==> flow/design.v <==
module oppo (
    input [31:0] in,
    input        cin,
    output [31:0] in_abs
);
    assign in_abs = ({32{cin}} ^ in) + $unsigned(cin);
endmodule
module lzd_4 (
    input [3:0] in,
    output [1:0] out,
    output       zero
);
    assign zero = ~(|in); 
    assign out[0] = (in[2] | ~in[1]) & ~in[3];
    assign out[1] = ~(in[3] | in[2]);
endmodule
module lzd_16 (
    input [15:0] in,
    output [3:0] out,
    output       zero
);
    wire [3:0] z;
    wire [1:0] out_2 [3:0];
    lzd_4 lzd_4_0(in[15:12], out_2[0], z[0]);
    lzd_4 lzd_4_1(in[11: 8], out_2[1], z[1]);
    lzd_4 lzd_4_2(in[ 7: 4], out_2[2], z[2]);
    lzd_4 lzd_4_3(in[ 3: 0], out_2[3], z[3]);
    assign out[2] = z[0] & (~z[1] | z[2] & ~z[3]);
    assign out[3] = z[0] & z[1] & (~z[2] | ~z[3]);
    assign out[1:0] = {2{~out[3] & ~out[2]}} & out_2[0]
                    | {2{~out[3] &  out[2]}} & out_2[1]
                    | {2{ out[3] & ~out[2]}} & out_2[2]
                    | {2{ out[3] &  out[2]}} & out_2[3];
    assign zero = &z;
endmodule
module lzd_32 (
    input [31:0] in,
    output [4:0] out,
    output       zero
);
    wire [1:0] z;
    wire [3:0] out_3_0 [1:0];
    lzd_16 lzd_16_0(in[31:16], out_3_0[0], z[0]);
    lzd_16 lzd_16_1(in[15: 0], out_3_0[1], z[1]);
    assign out[4] = z[0];
    assign out[3:0] = {4{~z[0]}} & out_3_0[0] |
                      {4{ z[0]}} & out_3_0[1];
    assign zero = z[0] & z[1];
endmodule
module divider (
    input div_clk,
    input resetn,
    input div,
    input div_signed,
    input [31:0] x,
    input [31:0] y,
    output [31:0] s,
    output [31:0] r,
    output complete
);
    (*MAX_FANOUT = 50*) reg [64:0] rem;
    reg [31:0] quot;
    reg [31:0] quotM;
    reg [32:0] divisor;
    reg [ 5:0] cout;
    (*MAX_FANOUT = 50*) reg [ 4:0] current_state;
    reg [ 4:0] next_state;
    reg [31:0] x_abs_reg;
    reg [31:0] y_abs_reg;
    wire [31:0] s_abs;
    wire [31:0] r_abs;
    wire s_sign;
    wire r_sign;
    wire [31:0] x_abs;
    wire [31:0] y_abs;
    oppo oppo1(x, x[31] & div_signed, x_abs);
    oppo oppo2(y, y[31] & div_signed, y_abs);
    assign s_sign = x[31] ^ y[31];
    assign r_sign = x[31];
    always @(posedge div_clk) begin
        if (~resetn) begin
            x_abs_reg <= 0;
            y_abs_reg <= 0;
        end
        else if (current_state[0] & div)
            x_abs_reg <= x_abs;
            y_abs_reg <= y_abs;
    end
    wire [31:0] lzd_in;
    wire [ 4:0] lzd_out;
    wire [ 5:0] shft_amt;
    wire long_shft;
    wire short_shft;
    wire [ 5:0] lzd_shamt;
    wire [ 5:0] min_shamt;
    wire quot_one;
    wire [32:0] result;  
    wire zero;
    wire [64:0] shft_src;
    wire [64:0] shft_out;
    wire [32:0] add_A;
    wire [32:0] add_B;
    wire cin;
    wire [32:0] add_out;
    wire final_shift;
    reg  [5:0] first_shft;
    always @(posedge div_clk) begin
        if (~resetn)
            first_shft <= 6'b0;
        else if (current_state[1])
            first_shft <= shft_amt;
    end
    assign final_shift = cout <= lzd_shamt;
    assign shft_src = (current_state[1]) ? {33'b0, x_abs_reg}
                                         : rem;
    assign shft_out = shft_src << shft_amt;
    assign long_shft = ~(rem[64] ^ rem[63]);
    assign short_shft = rem[64] ^ rem[63];
    assign quot_one = shft_out[64] ^ shft_out[63];
    assign lzd_shamt = {zero, {5{~zero}} & lzd_out};
    assign min_shamt  = (~final_shift) ? lzd_shamt : cout;
    assign shft_amt = {6{short_shft}} & 6'b1
                    | {6{long_shft }} & min_shamt;
    assign lzd_in = (current_state[1]) ? y_abs_reg : rem[63:32] ^ {32{rem[64]}};
    assign add_A = shft_out[64:32];
    assign add_B = {33{~rem[64]}} ^ divisor;
    assign cin   = ~rem[64];
    assign add_out = add_A + add_B + $unsigned(cin);
    assign result = (quot_one) ? add_out
                               : shft_out[64:32];
    lzd_32 lzd(lzd_in, lzd_out, zero);
    always @(posedge div_clk) begin
        if (~resetn)
            divisor <= 33'b0;
        else if (current_state[1])
            divisor <= {1'b0, y_abs_reg << lzd_out};
    end
    always @(posedge div_clk) begin
        if (~resetn)
            rem <= 65'b0;
        else if (current_state[1])
            rem <= shft_out;
        else if (current_state[2])
            rem <= {result, rem[30:0], 1'b0};
    end
    wire [31:0] shft_quot = quot << shft_amt[4:0];
    wire [31:0] shft_quotM = ~(~quotM << shft_amt[4:0]);
    always @(posedge div_clk) begin
        if (~resetn | current_state[0]) begin
            quot  <= 32'b0;
            quotM <= 32'b0;
        end
        else if (current_state[2]) begin
            if (~shft_out[64] | shft_out[64] & shft_out[63]) 
                quot <= {shft_quot[31:1], ~shft_out[64] & shft_out[63]};
            else 
                quot <= {shft_quotM[31:1], 1'b1};
            if (~shft_out[64] & shft_out[63])
                quotM <= {shft_quot[31:1], 1'b0};
            else
                quotM <= {shft_quotM[31:1], ~(shft_out[64] & ~shft_out[63])};
        end
    end
    always @(posedge div_clk) begin
        if (~resetn | current_state[0])
            cout <= 6'b100000;
        else if (current_state[2])
            cout <= cout - shft_amt;
    end
    localparam IDLE = 5'b00001,
               INIT = 5'b00010,
               QUOT = 5'b00100,
               FIX  = 5'b01000,
               DONE = 5'b10000;
    always @(posedge div_clk) begin
        if (~resetn)
            current_state <= IDLE;
        else
            current_state <= next_state;
    end
    always @(*) begin
        case (current_state)
            IDLE: begin
                if (~resetn) 
                    next_state = IDLE;
                else if (div)
                    next_state = INIT;
                else
                    next_state = IDLE;
            end
            INIT: next_state = QUOT;
            QUOT: begin
                if (final_shift)
                    next_state = FIX;
                else 
                    next_state = QUOT;
            end
            FIX  :next_state = DONE;
            DONE: next_state = IDLE;
            default: next_state = IDLE;
        endcase
    end
    reg [31:0] s_abs_reg;
    reg [31:0] r_abs_reg;
    assign s_abs = (rem[64]) ? quotM : quot;
    assign r_abs = ((rem[64]) ? rem[63:32] + divisor[31:0] : rem[63:32]) >> first_shft;
    always @(posedge div_clk) begin
        if (~resetn) begin
            s_abs_reg <= 0;
            r_abs_reg <= 0;
        end
        else if (current_state[3])
            s_abs_reg <= s_abs;
            r_abs_reg <= r_abs;
    end
    oppo oppo3(s_abs_reg, s_sign & div_signed, s);
    oppo oppo4(r_abs_reg, r_sign & div_signed, r);
    assign complete = current_state[4];
endmodule
From RTL to reports: divider
Module divider before and after one edit of its RTL, step after step.
"orig" refers to lines of the RTL above, "edited" to lines of the edited file.
"delta": "edited" minus "orig" as printed here. "change_rel_pct": 100 x difference / "orig".
{"block": "design", "top": "divider", "clock": "div_clk", "cell_library": "sky130hd", "corner": "tt_025C_1v80"}

The edit
The edit as a unified diff against the file above.
This change comes from a script, not from a designer. The edited design behaves differently; no optimisation was intended.
begin of diff
@@ -210,5 +210,5 @@
             r_abs_reg <= 0;
         end
-        else if (current_state[3])
+        else 
             s_abs_reg <= s_abs;
             r_abs_reg <= r_abs;
end of diff

After elaboration
Yosys after proc, flatten, opt, wreduce and memory -nomap, before mapping. Memory bits, and registers merged into a memory's read port (data or address), are not among the register bits. Print and check cells are not counted. Equal cells are merged and count once.
{"block": "op_classes", "element": "equal", "orig": 4, "edited": 4, "delta": 0, "change_rel_pct": 0.00}
{"block": "op_classes", "element": "bitwise", "orig": 129, "edited": 129, "delta": 0, "change_rel_pct": 0.00}
{"block": "op_classes", "element": "n_addsub", "orig": 8, "edited": 8, "delta": 0, "change_rel_pct": 0.00}
{"block": "op_classes", "element": "cmp", "orig": 1, "edited": 1, "delta": 0, "change_rel_pct": 0.00}
{"block": "op_classes", "element": "n_reduce_logical", "orig": 11, "edited": 11, "delta": 0, "change_rel_pct": 0.00}
{"block": "op_classes", "element": "n_mux", "orig": 13, "edited": 13, "delta": 0, "change_rel_pct": 0.00}
{"block": "op_classes", "element": "shifts", "orig": 5, "edited": 5, "delta": 0, "change_rel_pct": 0.00}
{"block": "ops", "operator": "inverter 1 bit", "orig": 44, "edited": 44, "delta": 0, "change_rel_pct": 0.00}
{"block": "ops", "operator": "bitwise AND 1 bit", "orig": 32, "edited": 32, "delta": 0, "change_rel_pct": 0.00}
{"block": "ops", "operator": "OR 1 bit", "orig": 22, "edited": 22, "delta": 0, "change_rel_pct": 0.00}
{"block": "ops", "operator": "bitwise AND 2 bit", "orig": 8, "edited": 8, "delta": 0, "change_rel_pct": 0.00}
{"block": "ops", "operator": "OR reduction 4 bit", "orig": 8, "edited": 8, "delta": 0, "change_rel_pct": 0.00}
{"block": "ops", "operator": "OR 2 bit", "orig": 6, "edited": 6, "delta": 0, "change_rel_pct": 0.00}
{"block": "ops", "operator": "two-way mux 32 bit", "orig": 5, "edited": 5, "delta": 0, "change_rel_pct": 0.00}
{"block": "ops", "operator": "bitwise XOR 32 bit", "orig": 5, "edited": 5, "delta": 0, "change_rel_pct": 0.00}
{"block": "ops", "operator": "adder 32 x 1 -> 32 bit", "orig": 4, "edited": 4, "delta": 0, "change_rel_pct": 0.00}
{"block": "ops", "operator": "two-way mux 65 bit", "orig": 3, "edited": 3, "delta": 0, "change_rel_pct": 0.00}
{"block": "ops", "operator": "<< shifter 32 x 5 -> 32 bit", "orig": 3, "edited": 3, "delta": 0, "change_rel_pct": 0.00}
{"block": "ops", "operator": "bitwise XOR 1 bit", "orig": 3, "edited": 3, "delta": 0, "change_rel_pct": 0.00}
{"block": "ops", "operator": "bitwise AND 4 bit", "orig": 2, "edited": 2, "delta": 0, "change_rel_pct": 0.00}
{"block": "ops", "operator": "inverter 32 bit", "orig": 2, "edited": 2, "delta": 0, "change_rel_pct": 0.00}
{"block": "ops", "operator": "AND reduction 4 bit", "orig": 2, "edited": 2, "delta": 0, "change_rel_pct": 0.00}
{"block": "ops", "operator": "adder 32 bit", "orig": 1, "edited": 1, "delta": 0, "change_rel_pct": 0.00}
{"block": "ops", "operator": "adder 33 x 1 -> 33 bit", "orig": 1, "edited": 1, "delta": 0, "change_rel_pct": 0.00}
{"block": "ops", "operator": "adder 33 bit", "orig": 1, "edited": 1, "delta": 0, "change_rel_pct": 0.00}
{"block": "ops", "operator": "bitwise AND 5 bit", "orig": 1, "edited": 1, "delta": 0, "change_rel_pct": 0.00}
{"block": "ops", "operator": "bitwise AND 6 bit", "orig": 1, "edited": 1, "delta": 0, "change_rel_pct": 0.00}
{"block": "ops", "operator": "== test 5 x 1 -> 1 bit with constant B", "orig": 1, "edited": 1, "delta": 0, "change_rel_pct": 0.00}
{"block": "ops", "operator": "== test 5 x 2 -> 1 bit with constant B", "orig": 1, "edited": 1, "delta": 0, "change_rel_pct": 0.00}
{"block": "ops", "operator": "== test 5 x 3 -> 1 bit with constant B", "orig": 1, "edited": 1, "delta": 0, "change_rel_pct": 0.00}
{"block": "ops", "operator": "== test 5 x 4 -> 1 bit with constant B", "orig": 1, "edited": 1, "delta": 0, "change_rel_pct": 0.00}
{"block": "ops", "operator": "less-or-equal comparator 6 bit", "orig": 1, "edited": 1, "delta": 0, "change_rel_pct": 0.00}
{"block": "ops", "operator": "two-way mux 2 bit", "orig": 1, "edited": 1, "delta": 0, "change_rel_pct": 0.00}
{"block": "ops", "operator": "two-way mux 33 bit", "orig": 1, "edited": 1, "delta": 0, "change_rel_pct": 0.00}
{"block": "ops", "operator": "two-way mux 4 bit", "orig": 1, "edited": 1, "delta": 0, "change_rel_pct": 0.00}
Not every row of either side is listed.
{"block": "word_totals", "element": "regBits", "orig": 306, "edited": 306, "delta": 0, "change_rel_pct": 0.00}
{"block": "word_totals", "element": "word_cells", "orig": 182, "edited": 182, "delta": 0, "change_rel_pct": 0.00}
{"block": "word_totals", "element": "inputBits", "orig": 68, "edited": 68, "delta": 0, "change_rel_pct": 0.00}
{"block": "word_totals", "element": "out_inout_bits", "orig": 65, "edited": 65, "delta": 0, "change_rel_pct": 0.00}

Depth
Longest topological path by Yosys (ltp), each cell counted once; first at word level (registers and memories cut), then after technology mapping (sequential cells cut; the memories' decode and read muxes count).
{"block": "depth", "element": "ltp_word", "orig": 26, "edited": 26, "delta": 0, "change_rel_pct": 0.00}
{"block": "depth", "element": "ABC_AREA", "orig": "0", "edited": "0"}
{"block": "depth", "element": "depth_mapped", "orig": 51, "edited": 54, "delta": 3, "change_rel_pct": 5.88}
{"block": "depth", "element": "depth_no_buf", "orig": 41, "edited": 43, "delta": 2, "change_rel_pct": 4.88}

Mapped cells and area
Yosys stat after the flow's synthesis: flattened, memories mapped to cells. It holds for the ABC_AREA given above (unset counts as 0); a run with the other value may have another netlist.
{"block": "mapped", "element": "sequential_area_mm2", "orig": 0.0061259, "edited": 0.0061259, "delta": 0.0000000, "change_rel_pct": 0.00}
{"block": "mapped", "element": "n_buf", "orig": 349, "edited": 358, "delta": 9, "change_rel_pct": 2.58}
{"block": "mapped", "element": "ffs", "orig": 306, "edited": 306, "delta": 0, "change_rel_pct": 0.00}
{"block": "mapped", "element": "cells", "orig": 4480, "edited": 4446, "delta": -34, "change_rel_pct": -0.76}
{"block": "mapped", "element": "area_mm2", "orig": 0.0321846, "edited": 0.0316128, "delta": -0.0005718, "change_rel_pct": -1.78}
{"block": "types", "type": "sky130_fd_sc_hd__mux2i_1", "orig": 501, "edited": 422, "delta": -79, "change_rel_pct": -15.77}
{"block": "types", "type": "sky130_fd_sc_hd__a211oi_1", "orig": 146, "edited": 99, "delta": -47, "change_rel_pct": -32.19}
{"block": "types", "type": "sky130_fd_sc_hd__nand2_1", "orig": 503, "edited": 544, "delta": 41, "change_rel_pct": 8.15}
{"block": "types", "type": "sky130_fd_sc_hd__nand3_1", "orig": 122, "edited": 153, "delta": 31, "change_rel_pct": 25.41}
{"block": "types", "type": "sky130_fd_sc_hd__nor2_1", "orig": 560, "edited": 536, "delta": -24, "change_rel_pct": -4.29}
{"block": "types", "type": "sky130_fd_sc_hd__nand2b_1", "orig": 62, "edited": 42, "delta": -20, "change_rel_pct": -32.26}
{"block": "types", "type": "sky130_fd_sc_hd__o21ai_0", "orig": 256, "edited": 237, "delta": -19, "change_rel_pct": -7.42}
{"block": "types", "type": "sky130_fd_sc_hd__o211ai_1", "orig": 46, "edited": 64, "delta": 18, "change_rel_pct": 39.13}
{"block": "types", "type": "sky130_fd_sc_hd__a21oi_1", "orig": 360, "edited": 376, "delta": 16, "change_rel_pct": 4.44}
{"block": "types", "type": "sky130_fd_sc_hd__a21o_1", "orig": 30, "edited": 45, "delta": 15, "change_rel_pct": 50.00}
{"block": "types", "type": "sky130_fd_sc_hd__inv_1", "orig": 75, "edited": 89, "delta": 14, "change_rel_pct": 18.67}
{"block": "types", "type": "sky130_fd_sc_hd__o22ai_1", "orig": 27, "edited": 40, "delta": 13, "change_rel_pct": 48.15}
{"block": "types", "type": "sky130_fd_sc_hd__nand4_1", "orig": 15, "edited": 28, "delta": 13, "change_rel_pct": 86.67}
{"block": "types", "type": "sky130_fd_sc_hd__nor3_1", "orig": 113, "edited": 103, "delta": -10, "change_rel_pct": -8.85}
{"block": "types", "type": "sky130_fd_sc_hd__o22a_1", "orig": 18, "edited": 8, "delta": -10, "change_rel_pct": -55.56}
{"block": "types", "type": "sky130_fd_sc_hd__o221ai_1", "orig": 14, "edited": 23, "delta": 9, "change_rel_pct": 64.29}
{"block": "types", "type": "sky130_fd_sc_hd__nor4_1", "orig": 29, "edited": 21, "delta": -8, "change_rel_pct": -27.59}
{"block": "types", "type": "sky130_fd_sc_hd__a21boi_0", "orig": 8, "edited": 16, "delta": 8, "change_rel_pct": 100.00}
Not every row of either side is listed.
By module: a second synthesis without flattening, with its own total; a netlist apart from the flattened one above.
{"block": "unflattened", "element": "hier_cells", "orig": 4633, "edited": 4504, "delta": -129, "change_rel_pct": -2.78}
{"block": "unflattened", "element": "area_unflattened_mm2", "orig": 0.0340627, "edited": 0.0330717, "delta": -0.0009910, "change_rel_pct": -2.91}
Rows give one instance, submodules left out.
{"block": "modules_orig", "mod": "divider", "area_mm2": 0.0272837, "instances": 1, "seq_area_mm2": 0.0061259, "n_cells": 3681}
{"block": "modules_orig", "mod": "oppo", "area_mm2": 0.001569, "instances": 4, "seq_area_mm2": 0, "n_cells": 218}
{"block": "modules_orig", "mod": "lzd_16", "area_mm2": 0.0001214, "instances": 2, "seq_area_mm2": 0, "n_cells": 21}
{"block": "modules_orig", "mod": "lzd_4", "area_mm2": 0.000025, "instances": 8, "seq_area_mm2": 0, "n_cells": 4}
{"block": "modules_orig", "mod": "lzd_32", "area_mm2": 0.0000601, "instances": 1, "seq_area_mm2": 0, "n_cells": 6}
{"block": "modules_edited", "mod": "divider", "area_mm2": 0.0262927, "instances": 1, "seq_area_mm2": 0.0061259, "n_cells": 3552}
{"block": "modules_edited", "mod": "oppo", "area_mm2": 0.001569, "instances": 4, "seq_area_mm2": 0, "n_cells": 218}
{"block": "modules_edited", "mod": "lzd_16", "area_mm2": 0.0001214, "instances": 2, "seq_area_mm2": 0, "n_cells": 21}
{"block": "modules_edited", "mod": "lzd_4", "area_mm2": 0.000025, "instances": 8, "seq_area_mm2": 0, "n_cells": 4}
{"block": "modules_edited", "mod": "lzd_32", "area_mm2": 0.0000601, "instances": 1, "seq_area_mm2": 0, "n_cells": 6}

Worst setup path after synthesis
Path of least setup slack by OpenSTA after synthesis, without wires, with an ideal clock, recovery checks aside; 20% of the period is set as input and as output delay. Where synthesis merged equal registers, the netlist keeps one of their names.
{"block": "synth_path", "element": "kind", "orig": "reg-to-reg", "edited": "reg-to-reg"}
{"block": "synth_path", "element": "from", "orig": "reg rem[58]", "edited": "reg rem[64]"}
{"block": "synth_path", "element": "to", "orig": "reg rem[64]", "edited": "reg rem[62]"}
{"block": "synth_path", "element": "driving_pins", "orig": 49, "edited": 54, "delta": 5, "change_rel_pct": 10.20}
{"block": "synth_path", "element": "slack_ps", "orig": -831, "edited": 503, "delta": 1334}
{"block": "synth_path", "element": "required_ps", "orig": 9941, "edited": 9914, "delta": -27, "change_rel_pct": -0.27}
{"block": "synth_path", "element": "path_delay_ps", "orig": 10831, "edited": 9498, "delta": -1333, "change_rel_pct": -12.31}
{"block": "synth_path", "element": "path_buffers", "orig": 12, "edited": 12, "delta": 0, "change_rel_pct": 0.00}
{"block": "synth_path", "element": "launch_ps", "orig": 0, "edited": 0, "delta": 0}
{"block": "synth_path", "element": "arrival_ps", "orig": 10772, "edited": 9412, "delta": -1360, "change_rel_pct": -12.63}
{"block": "synth_path", "element": "tclk_ps", "orig": 10000, "edited": 10000, "delta": 0, "change_rel_pct": 0.00}
{"block": "synth_path", "element": "setup_ps", "orig": 59, "edited": 86, "delta": 27}
{"block": "synth_path", "element": "period_less_setup_slack_ps", "orig": 10831, "edited": 9497, "delta": -1334, "change_rel_pct": -12.32}
"path_delay_ps" = arrival - input delay + setup time.
"driving_pins" counts driving pins, that of a launching flip-flop among them; a cell with two outputs on the path counts twice.
"period_less_setup_slack_ps" is the clock period less the worst setup slack; recovery checks do not enter. This is arithmetic on one report: input and output delays are still those of the set period (20% each).
The rows between start and end are the longest chain of elaborated cells between them; the timing report does not say that the signal goes this way. Where chains are equally long, one stands for them.
Each line given opens the expression or statement behind the cell; cells for indexed reads and writes are added by Yosys, which also makes memories of some case tables.
A register here has more assigning lines than the two given.
{"block": "synth_via_orig", "path_cell_list": "sky130_fd_sc_hd__dfxtp_1 -> sky130_fd_sc_hd__buf_2 -> sky130_fd_sc_hd__or4_1 -> sky130_fd_sc_hd__and3_1 -> sky130_fd_sc_hd__or4_1 -> sky130_fd_sc_hd__buf_2 -> sky130_fd_sc_hd__nor3_2 -> sky130_fd_sc_hd__nor2_1 -> sky130_fd_sc_hd__a21oi_1 -> sky130_fd_sc_hd__clkbuf_1 -> sky130_fd_sc_hd__clkbuf_1 -> sky130_fd_sc_hd__and2_1 -> sky130_fd_sc_hd__ha_1 -> sky130_fd_sc_hd__nor2b_1 -> sky130_fd_sc_hd__o21bai_1 -> sky130_fd_sc_hd__a31o_2 -> sky130_fd_sc_hd__clkbuf_1 -> sky130_fd_sc_hd__nor3_1 -> [... 13 more ...] -> sky130_fd_sc_hd__ha_1 -> sky130_fd_sc_hd__a21o_1 -> sky130_fd_sc_hd__a21oi_1 -> sky130_fd_sc_hd__o21bai_1 -> sky130_fd_sc_hd__a211oi_1 -> sky130_fd_sc_hd__nor3_1 -> sky130_fd_sc_hd__o41ai_1 -> sky130_fd_sc_hd__a31oi_1 -> sky130_fd_sc_hd__a41o_1 -> sky130_fd_sc_hd__o41a_1 -> sky130_fd_sc_hd__and3_1 -> sky130_fd_sc_hd__o31ai_1 -> sky130_fd_sc_hd__o211ai_2 -> sky130_fd_sc_hd__a41oi_1 -> sky130_fd_sc_hd__nor3_2 -> sky130_fd_sc_hd__or3_1 -> sky130_fd_sc_hd__a211oi_1 -> sky130_fd_sc_hd__o31a_1", "elab_chain_len": 25, "cells_between": 45, "cone_classes": "2 x add/sub; 1 x compare; 1 x shift; 6 x mux; 33 x logic; 2 x reduce/logical"}
{"block": "synth_rtl_orig", "element": "start: declaration", "line": 61, "source": "(*MAX_FANOUT = 50*) reg [64:0] rem;"}
{"block": "synth_rtl_orig", "element": "start: assignment", "line": 142, "source": "rem <= shft_out;"}
{"block": "synth_rtl_orig", "element": "start: assignment", "line": 144, "source": "rem <= {result, rem[30:0], 1'b0};"}
{"block": "synth_rtl_orig", "element": "bitwise XOR 32 bit", "line": 124, "source": "assign lzd_in = (current_state[1]) ? y_abs_reg : rem[63:32] ^ {32{rem[64]}};"}
{"block": "synth_rtl_orig", "element": "two-way mux 32 bit", "line": 124}
{"block": "synth_rtl_orig", "element": "OR reduction 4 bit", "line": 13, "source": "assign zero = ~(|in);"}
{"block": "synth_rtl_orig", "element": "inverter 1 bit", "line": 13}
{"block": "synth_rtl_orig", "element": "bitwise AND 1 bit (2 in a row)", "line": 29, "source": "assign out[3] = z[0] & z[1] & (~z[2] | ~z[3]);"}
{"block": "synth_rtl_orig", "element": "inverter 1 bit", "line": 30, "source": "assign out[1:0] = {2{~out[3] & ~out[2]}} & out_2[0]"}
{"block": "synth_rtl_orig", "element": "bitwise AND 1 bit", "line": 30}
{"block": "synth_rtl_orig", "element": "[... 10 more ...]"}
{"block": "synth_rtl_orig", "element": "OR 1 x 6 -> 6 bit", "line": 122, "source": "assign shft_amt = {6{short_shft}} & 6'b1"}
{"block": "synth_rtl_orig", "element": "<< shifter 65 x 6 -> 65 bit", "line": 116, "source": "assign shft_out = shft_src << shft_amt;"}
{"block": "synth_rtl_orig", "element": "adder 33 bit", "line": 128, "source": "assign add_out = add_A + add_B + $unsigned(cin);"}
{"block": "synth_rtl_orig", "element": "adder 33 x 1 -> 33 bit", "line": 128}
{"block": "synth_rtl_orig", "element": "two-way mux 33 bit", "line": 129, "source": "assign result = (quot_one) ? add_out"}
{"block": "synth_rtl_orig", "element": "two-way mux 65 bit", "line": 143, "source": "else if (current_state[2])"}
{"block": "synth_rtl_orig", "element": "two-way mux 65 bit", "line": 141, "source": "else if (current_state[1])"}
{"block": "synth_rtl_orig", "element": "end: assignment", "line": 142}
{"block": "synth_rtl_orig", "element": "end: assignment", "line": 144}
{"block": "synth_rtl_orig", "element": "end: declaration", "line": 61}
{"block": "synth_via_edited", "path_cell_list": "sky130_fd_sc_hd__dfxtp_1 -> sky130_fd_sc_hd__buf_6 -> sky130_fd_sc_hd__buf_6 -> sky130_fd_sc_hd__buf_6 -> sky130_fd_sc_hd__buf_4 -> sky130_fd_sc_hd__buf_2 -> sky130_fd_sc_hd__buf_2 -> sky130_fd_sc_hd__nor4_1 -> sky130_fd_sc_hd__o31ai_1 -> sky130_fd_sc_hd__a31o_2 -> sky130_fd_sc_hd__a21boi_0 -> sky130_fd_sc_hd__o21a_1 -> sky130_fd_sc_hd__clkbuf_1 -> sky130_fd_sc_hd__clkbuf_1 -> sky130_fd_sc_hd__nand2_1 -> sky130_fd_sc_hd__ha_1 -> sky130_fd_sc_hd__nor2b_1 -> sky130_fd_sc_hd__o21bai_1 -> [... 18 more ...] -> sky130_fd_sc_hd__a21o_1 -> sky130_fd_sc_hd__a21oi_1 -> sky130_fd_sc_hd__o21bai_1 -> sky130_fd_sc_hd__a21oi_1 -> sky130_fd_sc_hd__o21a_1 -> sky130_fd_sc_hd__o21ai_0 -> sky130_fd_sc_hd__o31ai_1 -> sky130_fd_sc_hd__a21oi_1 -> sky130_fd_sc_hd__a211oi_1 -> sky130_fd_sc_hd__o31ai_1 -> sky130_fd_sc_hd__nand3b_1 -> sky130_fd_sc_hd__a211o_1 -> sky130_fd_sc_hd__o211ai_1 -> sky130_fd_sc_hd__a21oi_1 -> sky130_fd_sc_hd__o21ai_1 -> sky130_fd_sc_hd__xnor2_1 -> sky130_fd_sc_hd__mux2i_1 -> sky130_fd_sc_hd__a211oi_1", "elab_chain_len": 26, "cells_between": 129, "cone_classes": "2 x add/sub; 1 x compare; 1 x shift; 6 x mux; 109 x logic; 10 x reduce/logical"}
{"block": "synth_rtl_edited", "element": "start: declaration", "line": 61, "source": "(*MAX_FANOUT = 50*) reg [64:0] rem;"}
{"block": "synth_rtl_edited", "element": "start: assignment", "line": 142, "source": "rem <= shft_out;"}
{"block": "synth_rtl_edited", "element": "start: assignment", "line": 144, "source": "rem <= {result, rem[30:0], 1'b0};"}
{"block": "synth_rtl_edited", "element": "bitwise XOR 32 bit", "line": 124, "source": "assign lzd_in = (current_state[1]) ? y_abs_reg : rem[63:32] ^ {32{rem[64]}};"}
{"block": "synth_rtl_edited", "element": "two-way mux 32 bit", "line": 124}
{"block": "synth_rtl_edited", "element": "OR reduction 4 bit", "line": 13, "source": "assign zero = ~(|in);"}
{"block": "synth_rtl_edited", "element": "inverter 1 bit", "line": 13}
{"block": "synth_rtl_edited", "element": "bitwise AND 1 bit", "line": 28, "source": "assign out[2] = z[0] & (~z[1] | z[2] & ~z[3]);"}
{"block": "synth_rtl_edited", "element": "OR 1 bit", "line": 28}
{"block": "synth_rtl_edited", "element": "bitwise AND 1 bit", "line": 28}
{"block": "synth_rtl_edited", "element": "[... 12 more ...]"}
{"block": "synth_rtl_edited", "element": "OR 1 x 6 -> 6 bit", "line": 122, "source": "assign shft_amt = {6{short_shft}} & 6'b1"}
{"block": "synth_rtl_edited", "element": "<< shifter 65 x 6 -> 65 bit", "line": 116, "source": "assign shft_out = shft_src << shft_amt;"}
{"block": "synth_rtl_edited", "element": "adder 33 bit", "line": 128, "source": "assign add_out = add_A + add_B + $unsigned(cin);"}
{"block": "synth_rtl_edited", "element": "adder 33 x 1 -> 33 bit", "line": 128}
{"block": "synth_rtl_edited", "element": "two-way mux 33 bit", "line": 129, "source": "assign result = (quot_one) ? add_out"}
{"block": "synth_rtl_edited", "element": "two-way mux 65 bit", "line": 143, "source": "else if (current_state[2])"}
{"block": "synth_rtl_edited", "element": "two-way mux 65 bit", "line": 141, "source": "else if (current_state[1])"}
{"block": "synth_rtl_edited", "element": "end: assignment", "line": 142}
{"block": "synth_rtl_edited", "element": "end: assignment", "line": 144}
{"block": "synth_rtl_edited", "element": "end: declaration", "line": 61}

Worst path after layout
From the final timing report of each run of pair 1: the path of least setup slack in the routed layout; clock arrival at registers is part of the times.
The path's times are printed in steps of 10 ps; the period is the one set.
{"block": "layout_path", "element": "kind", "orig": "reg-to-reg", "edited": "reg-to-reg"}
{"block": "layout_path", "element": "from", "orig": "reg current_state[1]", "edited": "reg current_state[1]"}
{"block": "layout_path", "element": "to", "orig": "reg rem[64]", "edited": "reg rem[62]"}
{"block": "layout_path", "element": "arrival_ps", "orig": 10270, "edited": 10100, "delta": -170, "change_rel_pct": -1.66}
{"block": "layout_path", "element": "launch_ps", "orig": 570, "edited": 560, "delta": -10, "change_rel_pct": -1.75}
{"block": "layout_path", "element": "driving_pins", "orig": 40, "edited": 46, "delta": 6, "change_rel_pct": 15.00}
{"block": "layout_path", "element": "setup_ps", "orig": 70, "edited": 80, "delta": 10}
{"block": "layout_path", "element": "path_buffers", "orig": 4, "edited": 6, "delta": 2, "change_rel_pct": 50.00}
{"block": "layout_path", "element": "tclk_ps", "orig": 9990, "edited": 9990, "delta": 0, "change_rel_pct": 0.00}
{"block": "layout_path", "element": "required_ps", "orig": 10490, "edited": 10470, "delta": -20, "change_rel_pct": -0.19}
{"block": "layout_path", "element": "slack_ps", "orig": 220, "edited": 360, "delta": 140}
The rows between start and end are the longest chain of elaborated cells between them; the timing report does not say that the signal goes this way. Where chains are equally long, one stands for them.
A register here has more assigning lines than the two given.
{"block": "layout_via_orig", "path_cell_list": "sky130_fd_sc_hd__dfxtp_4 -> sky130_fd_sc_hd__buf_4 -> sky130_fd_sc_hd__or4_1 -> sky130_fd_sc_hd__and3_1 -> sky130_fd_sc_hd__or4_4 -> sky130_fd_sc_hd__nor2_1 -> sky130_fd_sc_hd__a31oi_1 -> sky130_fd_sc_hd__nor2_4 -> sky130_fd_sc_hd__nand2_1 -> sky130_fd_sc_hd__ha_1 -> sky130_fd_sc_hd__nor2b_1 -> sky130_fd_sc_hd__o21bai_2 -> sky130_fd_sc_hd__a31oi_2 -> sky130_fd_sc_hd__o211ai_1 -> sky130_fd_sc_hd__o31ai_4 -> sky130_fd_sc_hd__buf_4 -> sky130_fd_sc_hd__buf_6 -> sky130_fd_sc_hd__nor2_1 -> [... 4 more ...] -> sky130_fd_sc_hd__mux2_2 -> sky130_fd_sc_hd__o22ai_1 -> sky130_fd_sc_hd__buf_4 -> sky130_fd_sc_hd__ha_1 -> sky130_fd_sc_hd__nand4_1 -> sky130_fd_sc_hd__nor3_1 -> sky130_fd_sc_hd__o41ai_2 -> sky130_fd_sc_hd__a31oi_1 -> sky130_fd_sc_hd__a41o_1 -> sky130_fd_sc_hd__o41a_1 -> sky130_fd_sc_hd__and3_1 -> sky130_fd_sc_hd__o31ai_1 -> sky130_fd_sc_hd__o211ai_2 -> sky130_fd_sc_hd__a41oi_1 -> sky130_fd_sc_hd__nor3_2 -> sky130_fd_sc_hd__or3_1 -> sky130_fd_sc_hd__a211oi_1 -> sky130_fd_sc_hd__o31a_1", "elab_chain_len": 25, "cells_between": 125, "cone_classes": "2 x add/sub; 1 x compare; 1 x shift; 6 x mux; 104 x logic; 11 x reduce/logical"}
{"block": "layout_rtl_orig", "element": "start: declaration", "line": 66, "source": "(*MAX_FANOUT = 50*) reg [ 4:0] current_state;"}
{"block": "layout_rtl_orig", "element": "start: assignment", "line": 177, "source": "current_state <= IDLE;"}
{"block": "layout_rtl_orig", "element": "start: assignment", "line": 179, "source": "current_state <= next_state;"}
{"block": "layout_rtl_orig", "element": "two-way mux 32 bit", "line": 124, "source": "assign lzd_in = (current_state[1]) ? y_abs_reg : rem[63:32] ^ {32{rem[64]}};"}
{"block": "layout_rtl_orig", "element": "OR reduction 4 bit", "line": 13, "source": "assign zero = ~(|in);"}
{"block": "layout_rtl_orig", "element": "inverter 1 bit", "line": 13}
{"block": "layout_rtl_orig", "element": "bitwise AND 1 bit", "line": 28, "source": "assign out[2] = z[0] & (~z[1] | z[2] & ~z[3]);"}
{"block": "layout_rtl_orig", "element": "OR 1 bit", "line": 28}
{"block": "layout_rtl_orig", "element": "bitwise AND 1 bit", "line": 28}
{"block": "layout_rtl_orig", "element": "inverter 1 bit", "line": 30, "source": "assign out[1:0] = {2{~out[3] & ~out[2]}} & out_2[0]"}
{"block": "layout_rtl_orig", "element": "[... 11 more ...]"}
{"block": "layout_rtl_orig", "element": "OR 1 x 6 -> 6 bit", "line": 122, "source": "assign shft_amt = {6{short_shft}} & 6'b1"}
{"block": "layout_rtl_orig", "element": "<< shifter 65 x 6 -> 65 bit", "line": 116, "source": "assign shft_out = shft_src << shft_amt;"}
{"block": "layout_rtl_orig", "element": "adder 33 bit", "line": 128, "source": "assign add_out = add_A + add_B + $unsigned(cin);"}
{"block": "layout_rtl_orig", "element": "adder 33 x 1 -> 33 bit", "line": 128}
{"block": "layout_rtl_orig", "element": "two-way mux 33 bit", "line": 129, "source": "assign result = (quot_one) ? add_out"}
{"block": "layout_rtl_orig", "element": "two-way mux 65 bit", "line": 143, "source": "else if (current_state[2])"}
{"block": "layout_rtl_orig", "element": "two-way mux 65 bit", "line": 141, "source": "else if (current_state[1])"}
{"block": "layout_rtl_orig", "element": "end: assignment", "line": 142, "source": "rem <= shft_out;"}
{"block": "layout_rtl_orig", "element": "end: assignment", "line": 144, "source": "rem <= {result, rem[30:0], 1'b0};"}
{"block": "layout_rtl_orig", "element": "end: declaration", "line": 61, "source": "(*MAX_FANOUT = 50*) reg [64:0] rem;"}
{"block": "layout_via_edited", "path_cell_list": "sky130_fd_sc_hd__dfxtp_4 -> sky130_fd_sc_hd__buf_16 -> sky130_fd_sc_hd__or4_1 -> sky130_fd_sc_hd__and3_1 -> sky130_fd_sc_hd__or3_1 -> sky130_fd_sc_hd__a41o_1 -> sky130_fd_sc_hd__o31a_2 -> sky130_fd_sc_hd__and2_1 -> sky130_fd_sc_hd__ha_1 -> sky130_fd_sc_hd__nand3_1 -> sky130_fd_sc_hd__o22ai_1 -> sky130_fd_sc_hd__a21oi_1 -> sky130_fd_sc_hd__buf_4 -> sky130_fd_sc_hd__nand2_1 -> sky130_fd_sc_hd__a21oi_2 -> sky130_fd_sc_hd__o211ai_1 -> sky130_fd_sc_hd__nand2_2 -> sky130_fd_sc_hd__buf_12 -> [... 10 more ...] -> sky130_fd_sc_hd__o21bai_1 -> sky130_fd_sc_hd__a21oi_2 -> sky130_fd_sc_hd__buf_4 -> sky130_fd_sc_hd__o21a_1 -> sky130_fd_sc_hd__o21ai_1 -> sky130_fd_sc_hd__o31ai_2 -> sky130_fd_sc_hd__buf_4 -> sky130_fd_sc_hd__a21oi_2 -> sky130_fd_sc_hd__a211oi_2 -> sky130_fd_sc_hd__o31ai_2 -> sky130_fd_sc_hd__nand3b_1 -> sky130_fd_sc_hd__a211o_1 -> sky130_fd_sc_hd__o211ai_1 -> sky130_fd_sc_hd__a21oi_2 -> sky130_fd_sc_hd__o21ai_1 -> sky130_fd_sc_hd__xnor2_1 -> sky130_fd_sc_hd__mux2i_1 -> sky130_fd_sc_hd__a211oi_1", "elab_chain_len": 25, "cells_between": 125, "cone_classes": "2 x add/sub; 1 x compare; 1 x shift; 6 x mux; 104 x logic; 11 x reduce/logical"}
{"block": "layout_rtl_edited", "element": "start: declaration", "line": 66, "source": "(*MAX_FANOUT = 50*) reg [ 4:0] current_state;"}
{"block": "layout_rtl_edited", "element": "start: assignment", "line": 177, "source": "current_state <= IDLE;"}
{"block": "layout_rtl_edited", "element": "start: assignment", "line": 179, "source": "current_state <= next_state;"}
{"block": "layout_rtl_edited", "element": "two-way mux 32 bit", "line": 124, "source": "assign lzd_in = (current_state[1]) ? y_abs_reg : rem[63:32] ^ {32{rem[64]}};"}
{"block": "layout_rtl_edited", "element": "OR reduction 4 bit", "line": 13, "source": "assign zero = ~(|in);"}
{"block": "layout_rtl_edited", "element": "inverter 1 bit", "line": 13}
{"block": "layout_rtl_edited", "element": "bitwise AND 1 bit", "line": 28, "source": "assign out[2] = z[0] & (~z[1] | z[2] & ~z[3]);"}
{"block": "layout_rtl_edited", "element": "OR 1 bit", "line": 28}
{"block": "layout_rtl_edited", "element": "bitwise AND 1 bit", "line": 28}
{"block": "layout_rtl_edited", "element": "inverter 1 bit", "line": 30, "source": "assign out[1:0] = {2{~out[3] & ~out[2]}} & out_2[0]"}
{"block": "layout_rtl_edited", "element": "[... 11 more ...]"}
{"block": "layout_rtl_edited", "element": "OR 1 x 6 -> 6 bit", "line": 122, "source": "assign shft_amt = {6{short_shft}} & 6'b1"}
{"block": "layout_rtl_edited", "element": "<< shifter 65 x 6 -> 65 bit", "line": 116, "source": "assign shft_out = shft_src << shft_amt;"}
{"block": "layout_rtl_edited", "element": "adder 33 bit", "line": 128, "source": "assign add_out = add_A + add_B + $unsigned(cin);"}
{"block": "layout_rtl_edited", "element": "adder 33 x 1 -> 33 bit", "line": 128}
{"block": "layout_rtl_edited", "element": "two-way mux 33 bit", "line": 129, "source": "assign result = (quot_one) ? add_out"}
{"block": "layout_rtl_edited", "element": "two-way mux 65 bit", "line": 143, "source": "else if (current_state[2])"}
{"block": "layout_rtl_edited", "element": "two-way mux 65 bit", "line": 141, "source": "else if (current_state[1])"}
{"block": "layout_rtl_edited", "element": "end: assignment", "line": 142, "source": "rem <= shft_out;"}
{"block": "layout_rtl_edited", "element": "end: assignment", "line": 144, "source": "rem <= {result, rem[30:0], 1'b0};"}
{"block": "layout_rtl_edited", "element": "end: declaration", "line": 61, "source": "(*MAX_FANOUT = 50*) reg [64:0] rem;"}

Layout results
Runs of the flow (Yosys, OpenROAD) on both versions; the two runs of a pair have the same settings. The constraints put input and output delay at 20% of the set period each and load the outputs with 0.01 pF.
{"block": "flow_settings_pair_1", "period_ns": 9.99, "CAP_MARGIN": 20, "CORE_MARGIN": 2, "CORE_UTILIZATION": 40, "SLEW_MARGIN": 20}
{"block": "measured_pair_1", "element": "post_route_util_pct", "orig": 45.4, "edited": 44.9, "delta": -0.5}
{"block": "measured_pair_1", "element": "die_footprint_mm2", "orig": 0.0827454, "edited": 0.0812963, "delta": -0.0014491, "change_rel_pct": -1.75}
{"block": "measured_pair_1", "element": "fin_tns_ps", "orig": 0, "edited": 0, "delta": 0}
{"block": "measured_pair_1", "element": "stdcell_area_mm2", "orig": 0.0363223, "edited": 0.0352938, "delta": -0.0010285, "change_rel_pct": -2.83}
{"block": "measured_pair_1", "element": "synthArea_mm2", "orig": 0.0321846, "edited": 0.0316128, "delta": -0.0005718, "change_rel_pct": -1.78}
{"block": "measured_pair_1", "element": "worst_hold_slack_ps", "orig": 448, "edited": 452, "delta": 4}
{"block": "measured_pair_1", "element": "fin_ws_ps", "orig": 221, "edited": 361, "delta": 140}
{"block": "flow_settings_pair_2", "CORE_MARGIN": 6, "CORE_UTILIZATION": 61, "GPL_ROUTABILITY_DRIVEN": 1, "PLACE_DENSITY": 0.7, "SETUP_SLACK_MARGIN": 1.63, "TNS_END_PERCENT": 70, "period_ns": 10.4, "CAP_MARGIN": 20, "SLEW_MARGIN": 20}
{"block": "measured_pair_2", "element": "post_route_util_pct", "orig": 71.9, "edited": 70.4, "delta": -1.5}
{"block": "measured_pair_2", "element": "die_footprint_mm2", "orig": 0.0584189, "edited": 0.0574321, "delta": -0.0009868, "change_rel_pct": -1.69}
{"block": "measured_pair_2", "element": "fin_tns_ps", "orig": 0, "edited": 0, "delta": 0}
{"block": "measured_pair_2", "element": "stdcell_area_mm2", "orig": 0.0371644, "edited": 0.0356329, "delta": -0.0015315, "change_rel_pct": -4.12}
{"block": "measured_pair_2", "element": "synthArea_mm2", "orig": 0.0321846, "edited": 0.0316128, "delta": -0.0005718, "change_rel_pct": -1.78}
{"block": "measured_pair_2", "element": "worst_hold_slack_ps", "orig": 453, "edited": 461, "delta": 8}
{"block": "measured_pair_2", "element": "fin_ws_ps", "orig": 1286, "edited": 1818, "delta": 532}
